==> flow/design.v <==
`timescale 1ns / 1ps
module reg_file(
	input clk,
	input write_en,
	input [3:0] wrData,
	input [15:0] DataIn,
	input [3:0] rdDataA,
	input [3:0] rdDataB,
	output reg [15:0] A,
	output reg [15:0] B);
	reg [15:0] reg1,  reg2,  reg3,  reg4;
   reg [15:0] reg5,  reg6,  reg7,  reg8;
   reg [15:0] reg9,  reg10, reg11, reg12;
   reg [15:0] reg13, reg14, reg15;
	always@(*)
	begin
		case (rdDataA)
		 0 : A = 0;
		 1 : A = reg1;
		 2 : A = reg2;
		 3 : A = reg3;
		 4 : A = reg4;
		 5 : A = reg5;
		 6 : A = reg6;
		 7 : A = reg7;
		 8 : A = reg8;
		 9 : A = reg9;
		 10 : A = reg10;
		 11 : A = reg11;
		 12 : A = reg12;
		 13 : A = reg13;
		 14 : A = reg14;
		 15 : A = reg15;
		endcase
		case (rdDataB)
		 0 : B = 0;
		 1 : B = reg1;
		 2 : B = reg2;
		 3 : B = reg3;
		 4 : B = reg4;
		 5 : B = reg5;
		 6 : B = reg6;
		 7 : B = reg7;
		 8 : B = reg8;
		 9 : B = reg9;
		 10 : B = reg10;
		 11 : B = reg11;
		 12 : B = reg12;
		 13 : B = reg13;
		 14 : B = reg14;
		 15 : B = reg15;
		endcase	
	end
	always@(posedge clk)
	begin
	   if (write_en)
			case (wrData)
				0 : begin end
				1 : reg1 <= DataIn;
				2 : reg2 <= DataIn;
				3 : reg3 <= DataIn;
				4 : reg4 <= DataIn;
				5 : reg5 <= DataIn;
				6 : reg6 <= DataIn;
				7 : reg7 <= DataIn;
				8 : reg8 <= DataIn;
				9 : reg9 <= DataIn;
			  10 : reg10 <= DataIn;
			  11 : reg11 <= DataIn;
			  12 : reg12 <= DataIn;
			  13 : reg13 <= DataIn;
			  14 : reg14 <= DataIn;
			  15 : reg15 <= DataIn;
			endcase
	end
endmodule
`timescale 1ns / 1ps
module Core(
	input             clk,
	input             rst,                        
	input      [15:0] mem_to_core_data,           
	output reg [15:0] core_to_mem_data,           
	output reg [23:0] core_to_mem_address,        
	output reg        core_to_mem_write_enable);  
	parameter ADD  = 4'b0000;
	parameter ADDI = 4'b0001;
	parameter SUB  = 4'b0010;
	parameter LW   = 4'b0011;
	parameter SW   = 4'b0100;
	parameter LUI  = 4'b0101;
	parameter CMP  = 4'b0110;
	parameter BR   = 4'b0111;
	parameter JMP  = 4'b1000;
	parameter SLL  = 4'b1001;
	parameter SLR  = 4'b1010;
	parameter AND  = 4'b1011;
	parameter NAND = 4'b1100;
	parameter OR   = 4'b1101;
	parameter NOT  = 4'b1110;
	parameter LLI  = 4'b1111;
	parameter FETCH   = 3'b000;
	parameter DECODE  = 3'b001;
	parameter EXECUTE = 3'b010;
	parameter LOAD1   = 3'b011;
	parameter LOAD2   = 3'b100;
	parameter STORE   = 3'b101;
	parameter BRANCH  = 3'b110;
	parameter JUMP    = 3'b111;
	reg        zero;                   
	reg        negative;               
	reg        addr_ext;               
	reg [2:0]  core_state;             
	reg [23:0] pc;                     
	reg [3:0]  opcode;
	reg [3:0]  offset;
	reg [3:0]  dest_index;
	reg [3:0]  branch_index;
	reg [7:0]  immediate;
	reg [15:0] reg_data1;
	reg [15:0] reg_data2;
	reg         write_enable;
	reg  [3:0]  read_index1;
	reg  [3:0]  read_index2;
	reg  [3:0]  write_index;
	reg  [15:0] write_data;
	wire [15:0] read_data1;
	wire [15:0] read_data2;
	reg_file _reg_file(
	 .clk      (clk), 
	 .rdDataA  (read_index1),
	 .rdDataB  (read_index2),
	 .write_en (write_enable),
	 .DataIn   (write_data),
	 .wrData   (write_index),
	 .A		  (read_data1),
	 .B		  (read_data2));
	always@(*)
	begin
	 read_index1  = 0;
	 read_index2  = 0;
	 write_data   = 0;
	 write_enable = 0;
	 write_index  = 0;
	 core_to_mem_address      = 0;
	 core_to_mem_data         = 0;
	 core_to_mem_write_enable = 0;
	 case (core_state)
	  FETCH:   core_to_mem_address = pc;
	  DECODE:  begin 
				   read_index1 = mem_to_core_data[11:8];  
				   read_index2 = mem_to_core_data[7:4];   
			     end
	  EXECUTE: begin 
	            write_index  = dest_index;
				   write_enable = 1;
				   if      (opcode == ADD)
				    write_data = reg_data1 + reg_data2;
				   else if (opcode == ADDI)
				    write_data = reg_data1 + immediate;
				   else if (opcode == SUB)
				    write_data = reg_data2 - reg_data1;						 
				   else if (opcode == SLL)
				    write_data = reg_data1 << offset;
				   else if (opcode == SLR)
				    write_data = reg_data1 >> offset;
				   else if (opcode == AND)
				    write_data = reg_data1 & reg_data2;
				   else if (opcode == NAND)
				    write_data = ~(reg_data1 & reg_data2);
				   else if (opcode == OR)
				    write_data = reg_data1 | reg_data2;
				   else if (opcode == NOT)
				    write_data = ~reg_data1;
				   else if (opcode == LUI)
				    write_data = {immediate, reg_data1[7:0]};
				   else if (opcode == LLI)
				    write_data = {reg_data1[15:8], immediate};
				   else if (opcode == CMP)
				    write_enable = 0;
				  end
	  LOAD1:   begin
					if (addr_ext == 0)
				    core_to_mem_address = pc;
					else
					 core_to_mem_address = {immediate, mem_to_core_data};
				  end
	  LOAD2:   begin
				   write_enable = 1;
				   write_index  = dest_index;
				   write_data   = mem_to_core_data;
				  end
	  STORE:   begin
					if (addr_ext == 0)
					 core_to_mem_address = pc;
					else
					 begin
					  core_to_mem_address      = {immediate,mem_to_core_data};
					  core_to_mem_data         = reg_data1;
				     core_to_mem_write_enable = 1;
					 end
				  end
	  BRANCH: begin 
					if (addr_ext == 0)
				    core_to_mem_address = pc;
					else
					 core_to_mem_address = core_to_mem_address;
				 end
	  JUMP:   begin 
			      if (addr_ext == 0)
				    core_to_mem_address = pc;
					else
					 core_to_mem_address = core_to_mem_address;
				 end
	 endcase
	end
	always@(posedge clk)
	 begin	
	 if (rst)
	  begin
	   core_state <= FETCH;
	   pc         <= 24'h3c8c;
	   addr_ext   <= 0;
	  end
	 else
	 case (core_state)
	  FETCH:   begin 
			      core_state <= DECODE;
			      pc         <= pc + 1'b1;
			     end
	  DECODE:  begin
				   opcode        = mem_to_core_data[15:12];
				   immediate    <= mem_to_core_data[7:0];
				   offset       <= mem_to_core_data[3:0];
				   reg_data1    <= read_data1;
				   reg_data2    <= read_data2;
					branch_index <= mem_to_core_data[11:8];
				   if (opcode == LW || opcode == LUI || opcode == LLI || opcode == ADDI)
				    dest_index <= mem_to_core_data[11:8];
				   else
				    dest_index <= mem_to_core_data[7:4];
				   if (opcode == ADD  ||
				       opcode == ADDI ||
				       opcode == SUB  ||
				       opcode == CMP  ||
				       opcode == SLL  ||
				       opcode == SLR  ||
				       opcode == AND  ||
				       opcode == NAND ||
				       opcode == OR   ||
				       opcode == LUI  ||
				       opcode == LLI  ||
				       opcode == NOT)
				    core_state <= EXECUTE;
				   else if (opcode == LW)
				    core_state <= LOAD1;
				   else if (opcode == SW)
				    core_state <= STORE;
				   else if (opcode == BR)
				    core_state <= BRANCH;
				   else if (opcode == JMP)
				    core_state <= JUMP;
				  end
	  EXECUTE: begin 
				   if (opcode == CMP) 
				    begin
					  zero <= reg_data1 == reg_data2;
					  if (reg_data1 < reg_data2)
					   negative <= 1;	
					  else
					   negative <= 0;
				    end
				   core_state <= FETCH;
				  end
	  LOAD1:   begin
				   if (addr_ext == 1)
				    begin 
				     core_state <= LOAD2;
			        addr_ext   <= 0;
				    end
				   else
				    addr_ext <= 1;
				  end
	  LOAD2:   begin
	            core_state <= FETCH;
					pc         <= pc + 1'b1;
	           end
	  STORE:   begin
				   if (addr_ext == 1)
					 begin
				     core_state <= FETCH;
					  pc         <= pc + 1'b1;
					  addr_ext   <= 0;
					 end
				   else
				    addr_ext <= 1;
				  end
	  BRANCH:  begin
					if (addr_ext == 1)
				    begin 
				     if      (branch_index == 4'b0000)  
				      if (zero)
				       pc <= {immediate, mem_to_core_data};
				      else
				       pc <= pc + 1'b1; 
				     else if (branch_index == 4'b0001)  
				      if (!zero)
				       pc <= {immediate, mem_to_core_data};	
				      else
				       pc <= pc + 1'b1; 					  
				     else if (branch_index == 4'b0010)  
				      if (negative)
				       pc <= {immediate, mem_to_core_data};	
				      else
				       pc <= pc + 1'b1;
				     else if (branch_index == 4'b0011)  
				      if (zero || negative)
				       pc <= {immediate, mem_to_core_data};	
				      else
				       pc <= pc + 1'b1;					  
				     else if (branch_index == 4'b0100)  
				      if (!negative && !zero)
				       pc <= {immediate, mem_to_core_data}; 
				      else
				       pc <= pc + 1'b1;
				     else if (branch_index == 4'b0101)  
				      if (!negative || zero)
				       pc <= {immediate, mem_to_core_data};
				      else
				       pc <= pc + 1'b1;  
				     core_state <= FETCH;
				     addr_ext   <= 0;
				    end
				   else
				    addr_ext <= 1;
				  end
	  JUMP:    begin
				   if (addr_ext == 1)
				    begin 
			        pc <= {immediate, mem_to_core_data};
				     core_state <= FETCH;
			        addr_ext <= 0;
				    end
				   else
				    addr_ext <= 1;
				  end	
	  endcase
	 end
endmodule
---- Step by step through the tools: Core ----
What the tools print for Core, step after step.
Line numbers count from 1 in the design file above.
Not given: --
inputs
  top ..................................... Core
  clock input ............................. clk
  standard-cell library ................... sky130hd
  library corner .......................... tt_025C_1v80

---- After elaboration ----
Yosys after proc, flatten, opt, wreduce and memory -nomap, before mapping. Memory bits, and registers merged into a memory's read port (data or address), are not among the register bits. Print and check cells are not counted.
storage and ports
  bits in registers ....................... 326
  output and inout bits ................... 41
cells by class
  $add $sub $neg .......................... 4
  order comparisons ....................... 1
  eq/ne operators ......................... 90
  shift operators ......................... 2
  muxes and demuxes ....................... 65
  bitwise logic cells ..................... 6
  reductions and logical operators ........ 58
operators by type and width
  cell                                            number
  case mux 16 bit (select 16 bit)                 2
  two-way mux 24 bit                              16
  two-way mux 16 bit                              12
  case mux 24 bit (select 4 bit)                  2
  == test 4 bit (second input constant)           39
  == test 4 x 3 -> 1 bit (second input constant)  20
  case mux 16 bit (select 3 bit)                  1
  == test 4 x 2 -> 1 bit (second input constant)  11
  AND reduction 2 bit                             17
  NOT 16 bit                                      2
  case mux 16 bit (select 2 bit)                  1
  adder 24 x 1 -> 24 bit (second input constant)  1
  == test 4 x 1 -> 1 bit (second input constant)  6
  case mux 4 bit (select 2 bit)                   3
  two-way mux 3 bit                               7
  logical NOT 4 bit                               5
  logical OR 1 bit                                16
  adder 16 bit                                    1
  subtractor 16 bit                               1
  < comparator 16 bit                             1
  == test 16 bit                                  1
  bitwise AND 16 bit                              1
  OR 16 bit                                       1
  left shift 16 x 4 -> 16 bit                     1
  >> shifter 16 x 4 -> 16 bit                     1
  adder 16 x 8 -> 16 bit                          1
  two-way mux 1 bit                               16
  case mux 3 bit (select 5 bit)                   1
Other operator kinds: 23; their cells: 39.

---- Logic depth ----
Depth = most cells in a row (Yosys ltp): at word level without a register or memory, in the mapped netlist without a sequential cell, where the memories' decode and read muxes count.
depth
  depth after elaboration ................. 15
  ABC_AREA ................................ 0
  gate-level depth with buffers ........... 11
  mapped depth without buffers ............ 10

---- Netlist ----
Source: synth_stat.txt of the flow (Yosys; design flattened, memories mapped). It holds for the ABC_AREA given above (unset counts as 0); a run with the other value may have another netlist.
cell types
  cell type                  number
  sky130_fd_sc_hd__edfxtp_1  294
  sky130_fd_sc_hd__ha_1      58
  sky130_fd_sc_hd__o21ai_0   135
  sky130_fd_sc_hd__dfxtp_1   33
  sky130_fd_sc_hd__nor2_1    166
  sky130_fd_sc_hd__nand2_1   159
  sky130_fd_sc_hd__a22oi_1   77
  sky130_fd_sc_hd__a221oi_1  63
  sky130_fd_sc_hd__a21oi_1   105
  sky130_fd_sc_hd__mux2_2    43
  sky130_fd_sc_hd__nand3_1   78
  sky130_fd_sc_hd__mux4_2    17
  sky130_fd_sc_hd__clkbuf_1  97
  sky130_fd_sc_hd__xnor2_1   36
  sky130_fd_sc_hd__nor3_1    57
  sky130_fd_sc_hd__a22o_1    32
  sky130_fd_sc_hd__a222oi_1  26
  sky130_fd_sc_hd__mux2i_1   24
Not listed: further types 66, cells in them 616.
mapped netlist
  cells in the netlist .................... 2,116
  cell area after synthesis ............... 21,257.9 um2
  area of sequential cells ................ 9,489.1 um2
  mapped flip-flops ....................... 327
  buffer cells ............................ 166
The figures by module come from a second, unflattened synthesis with its own total; it is not the netlist above.
second synthesis, totals
  cells (unflattened synthesis) ........... 2,144
  area (unflattened synthesis) ............ 21,759.6 um2
Each row is one instance without its submodules.
by module
  module    instances  cells  area (um2)
  reg_file  1          827    11,512.3
  Core      1          1,317  10,247.3

---- Worst setup path after synthesis ----
Path of least setup slack by OpenSTA after synthesis, without wires, with an ideal clock, recovery checks aside; 20% of the period is set as input and as output delay. Where synthesis merged equal registers, the netlist keeps one of their names.
timing path after synthesis
  kind .................................... input to output
  from .................................... input port mem_to_core_data[8]
  to ...................................... output port core_to_mem_address[8]
  period .................................. 7.0 ns
  arrival time ............................ 2.447 ns
  required time ........................... 5.600 ns
  slack ................................... 3.153 ns
  delay of the path ....................... 1.047 ns
  driving pins on the path ................ 4
  buffers on the path ..................... 2
  synthesis period reached ................ 3.847 ns
"delay of the path" = arrival - input delay + setup time.
A path that ends at an output port has no setup time.
"driving pins on the path" counts driving pins, that of a launching flip-flop among them; a cell with two outputs on the path counts twice.
"synthesis period reached" = period - worst setup slack (recovery checks aside). The figure is calculated, with input and output delays left at 20% of the set period.
The rows between start and end are the longest chain of elaborated cells between them; the timing report does not say that the signal goes this way. Where chains are equally long, one stands for them.
A line is the first line of the expression or statement that the cell stems from. Yosys adds cells for indexed reads and writes and turns some case tables into memories.
on the way, after synthesis
  cells stage by stage .................... sky130_fd_sc_hd__buf_1 -> sky130_fd_sc_hd__clkbuf_1 -> sky130_fd_sc_hd__o21ai_0 -> sky130_fd_sc_hd__a21oi_1
  cells in the longest elaborated chain ... 2
  elaborated cells between the ends (all ways) .. 2
RTL lines, path after synthesis
  element                         RTL line  text
  from (decl)                     81        input [15:0] mem_to_core_data,
  two-way mux 24 bit              182       if (addr_ext == 0)
  case mux 24 bit (select 4 bit)  147       case (core_state)
  to (decl)                       83        output reg [23:0] core_to_mem_address,

---- Worst path after layout ----
From the final timing report of run 1: the path of least setup slack in the routed layout; clock arrival at registers is part of the times.
timing path after layout
  kind .................................... register to output
  from .................................... register core_state
  to ...................................... output port core_to_mem_address[15]
  period .................................. 5.14 ns
  arrival time ............................ 3.49 ns
  required time ........................... 4.11 ns
  slack ................................... 0.63 ns
  driving pins on the path ................ 8
  buffers on the path ..................... 1
Where an end lacks its bit number, it is one bit of the signal, or one of the new flip-flops if synthesis recoded a state register.
The rows between start and end are the longest chain of elaborated cells between them; the timing report does not say that the signal goes this way. Where chains are equally long, one stands for them.
At most two assigning lines are given for a register; there are more.
on the way, after layout
  cells stage by stage .................... sky130_fd_sc_hd__dfxtp_1 -> sky130_fd_sc_hd__or2_2 -> sky130_fd_sc_hd__nor3_1 -> sky130_fd_sc_hd__nand2_1 -> sky130_fd_sc_hd__nand2_1 -> sky130_fd_sc_hd__o21ai_0 -> sky130_fd_sc_hd__a21oi_1 -> sky130_fd_sc_hd__clkdlybuf4s50_1
  cells in the longest elaborated chain ... 3
  elaborated cells between the ends (all ways) .. 12
RTL lines, path after layout
  element                         RTL line  text
  from (decl)                     112       reg [2:0] core_state;
  from (assign)                   220       core_state <= FETCH;
  from (assign)                   227       core_state <= DECODE;
  == test 3 bit                   147       case (core_state)
  OR reduction 2 bit              --
  case mux 24 bit (select 4 bit)  147
  to (decl)                       83        output reg [23:0] core_to_mem_address,

Ticket comment

Below are 5 stored runs of the flow (Yosys, OpenROAD; platform sky130hd) on Core, each with its settings and what was measured, unordered. Constraints: input delay and output delay 20% of the set period each, output load 0.01 pF.
"period achieved" is the run's clock period less its worst setup slack. It is reckoned from that one timing run; input and output delays stay at 20% of the period that was set.
By "time on the worst setup path" is meant the share of the clock period that the worst setup path is allowed (20% is reserved at inputs, 20% at outputs), minus its slack. Clock arrival times at its registers enter into it.
"power" rests on the timing tool's default activity at the inputs, not on a simulated workload.

---- run 1 ----
settings
  CAP_MARGIN = 20
  CELL_PAD_IN_SITES_GLOBAL_PLACEMENT = 0
  CORE_UTILIZATION = 38
  CTS_CLUSTER_SIZE = 71
  MIN_ROUTING_LAYER = met1
  PLACE_DENSITY = 0.78
  SLEW_MARGIN = 30
  period_ns = 5.14
  CORE_MARGIN = 2
results
  total die area .......................... 57,849.9 um2
  total negative slack on setup checks .... 0.000 ns
  power ................................... 6,781 uW
  time on the worst setup path ............ 3.49 ns
  worst setup path type ................... register to output
  worst hold slack in the final report .... 0.562 ns
  setup slack of the critical path ........ 0.627 ns
  chip area after synthesis (Yosys) ....... 21,257.9 um2
  utilization after routing ............... 0.439
  period achieved ......................... 4.513 ns

---- run 2 ----
settings
  ABC_AREA = 0
  CAP_MARGIN = 35
  CELL_PAD_IN_SITES_GLOBAL_PLACEMENT = 3
  CORE_ASPECT_RATIO = 0.83
  CORE_UTILIZATION = 46
  MAX_ROUTING_LAYER = met4
  SLEW_MARGIN = 30
  TNS_END_PERCENT = 100
  period_ns = 5.72
  CORE_MARGIN = 2
results
  chip area after synthesis (Yosys) ....... 21,257.9 um2
  power ................................... 6,117 uW
  time on the worst setup path ............ 3.62 ns
  worst setup path type ................... register to output
  utilization after routing ............... 0.53
  total die area .......................... 47,956.0 um2
  period achieved ......................... 4.762 ns
  setup slack of the critical path ........ 0.958 ns
  worst hold slack in the final report .... 0.557 ns
  total negative slack on setup checks .... 0.000 ns

---- run 3 ----
settings
  ABC_AREA = 1
  CELL_PAD_IN_SITES_GLOBAL_PLACEMENT = 3
  SLEW_MARGIN = 5
  period_ns = 7.0
  CAP_MARGIN = 20
  CORE_MARGIN = 2
  CORE_UTILIZATION = 40
results
  utilization after routing ............... 0.452
  total die area .......................... 58,411.6 um2
  power ................................... 5,101 uW
  time on the worst setup path ............ 3.80 ns
  worst setup path type ................... register to output
  period achieved ......................... 5.196 ns
  worst hold slack in the final report .... 0.487 ns
  total negative slack on setup checks .... 0.000 ns
  chip area after synthesis (Yosys) ....... 22,597.9 um2
  setup slack of the critical path ........ 1.804 ns

---- run 4 ----
settings
  ABC_AREA = 0
  CAP_MARGIN = 40
  CELL_PAD_IN_SITES_GLOBAL_PLACEMENT = 2
  CORE_ASPECT_RATIO = 0.52
  CORE_UTILIZATION = 66
  CTS_CLUSTER_DIAMETER = 253
  CTS_CLUSTER_SIZE = 84
  GPL_ROUTABILITY_DRIVEN = 1
  GPL_TIMING_DRIVEN = 0
  HOLD_SLACK_MARGIN = 0.26
  MAX_ROUTING_LAYER = met4
  MIN_ROUTING_LAYER = met2
  SLEW_MARGIN = 30
  period_ns = 3.31
  CORE_MARGIN = 2
results
  no results, placement failed with GPL-0301

---- run 5 ----
settings
  ABC_AREA = 1
  CAP_MARGIN = 35
  CELL_PAD_IN_SITES_GLOBAL_PLACEMENT = 3
  SLEW_MARGIN = 5
  TNS_END_PERCENT = 25
  period_ns = 3.99
  CORE_MARGIN = 2
  CORE_UTILIZATION = 40
results
  time on the worst setup path ............ 2.95 ns
  worst setup path type ................... register to output
  worst hold slack in the final report .... 0.505 ns
  setup slack of the critical path ........ 0.241 ns
  total die area .......................... 58,411.6 um2
  total negative slack on setup checks .... 0.000 ns
  period achieved ......................... 3.749 ns
  power ................................... 8,678 uW
  chip area after synthesis (Yosys) ....... 22,597.9 um2
  utilization after routing ............... 0.462
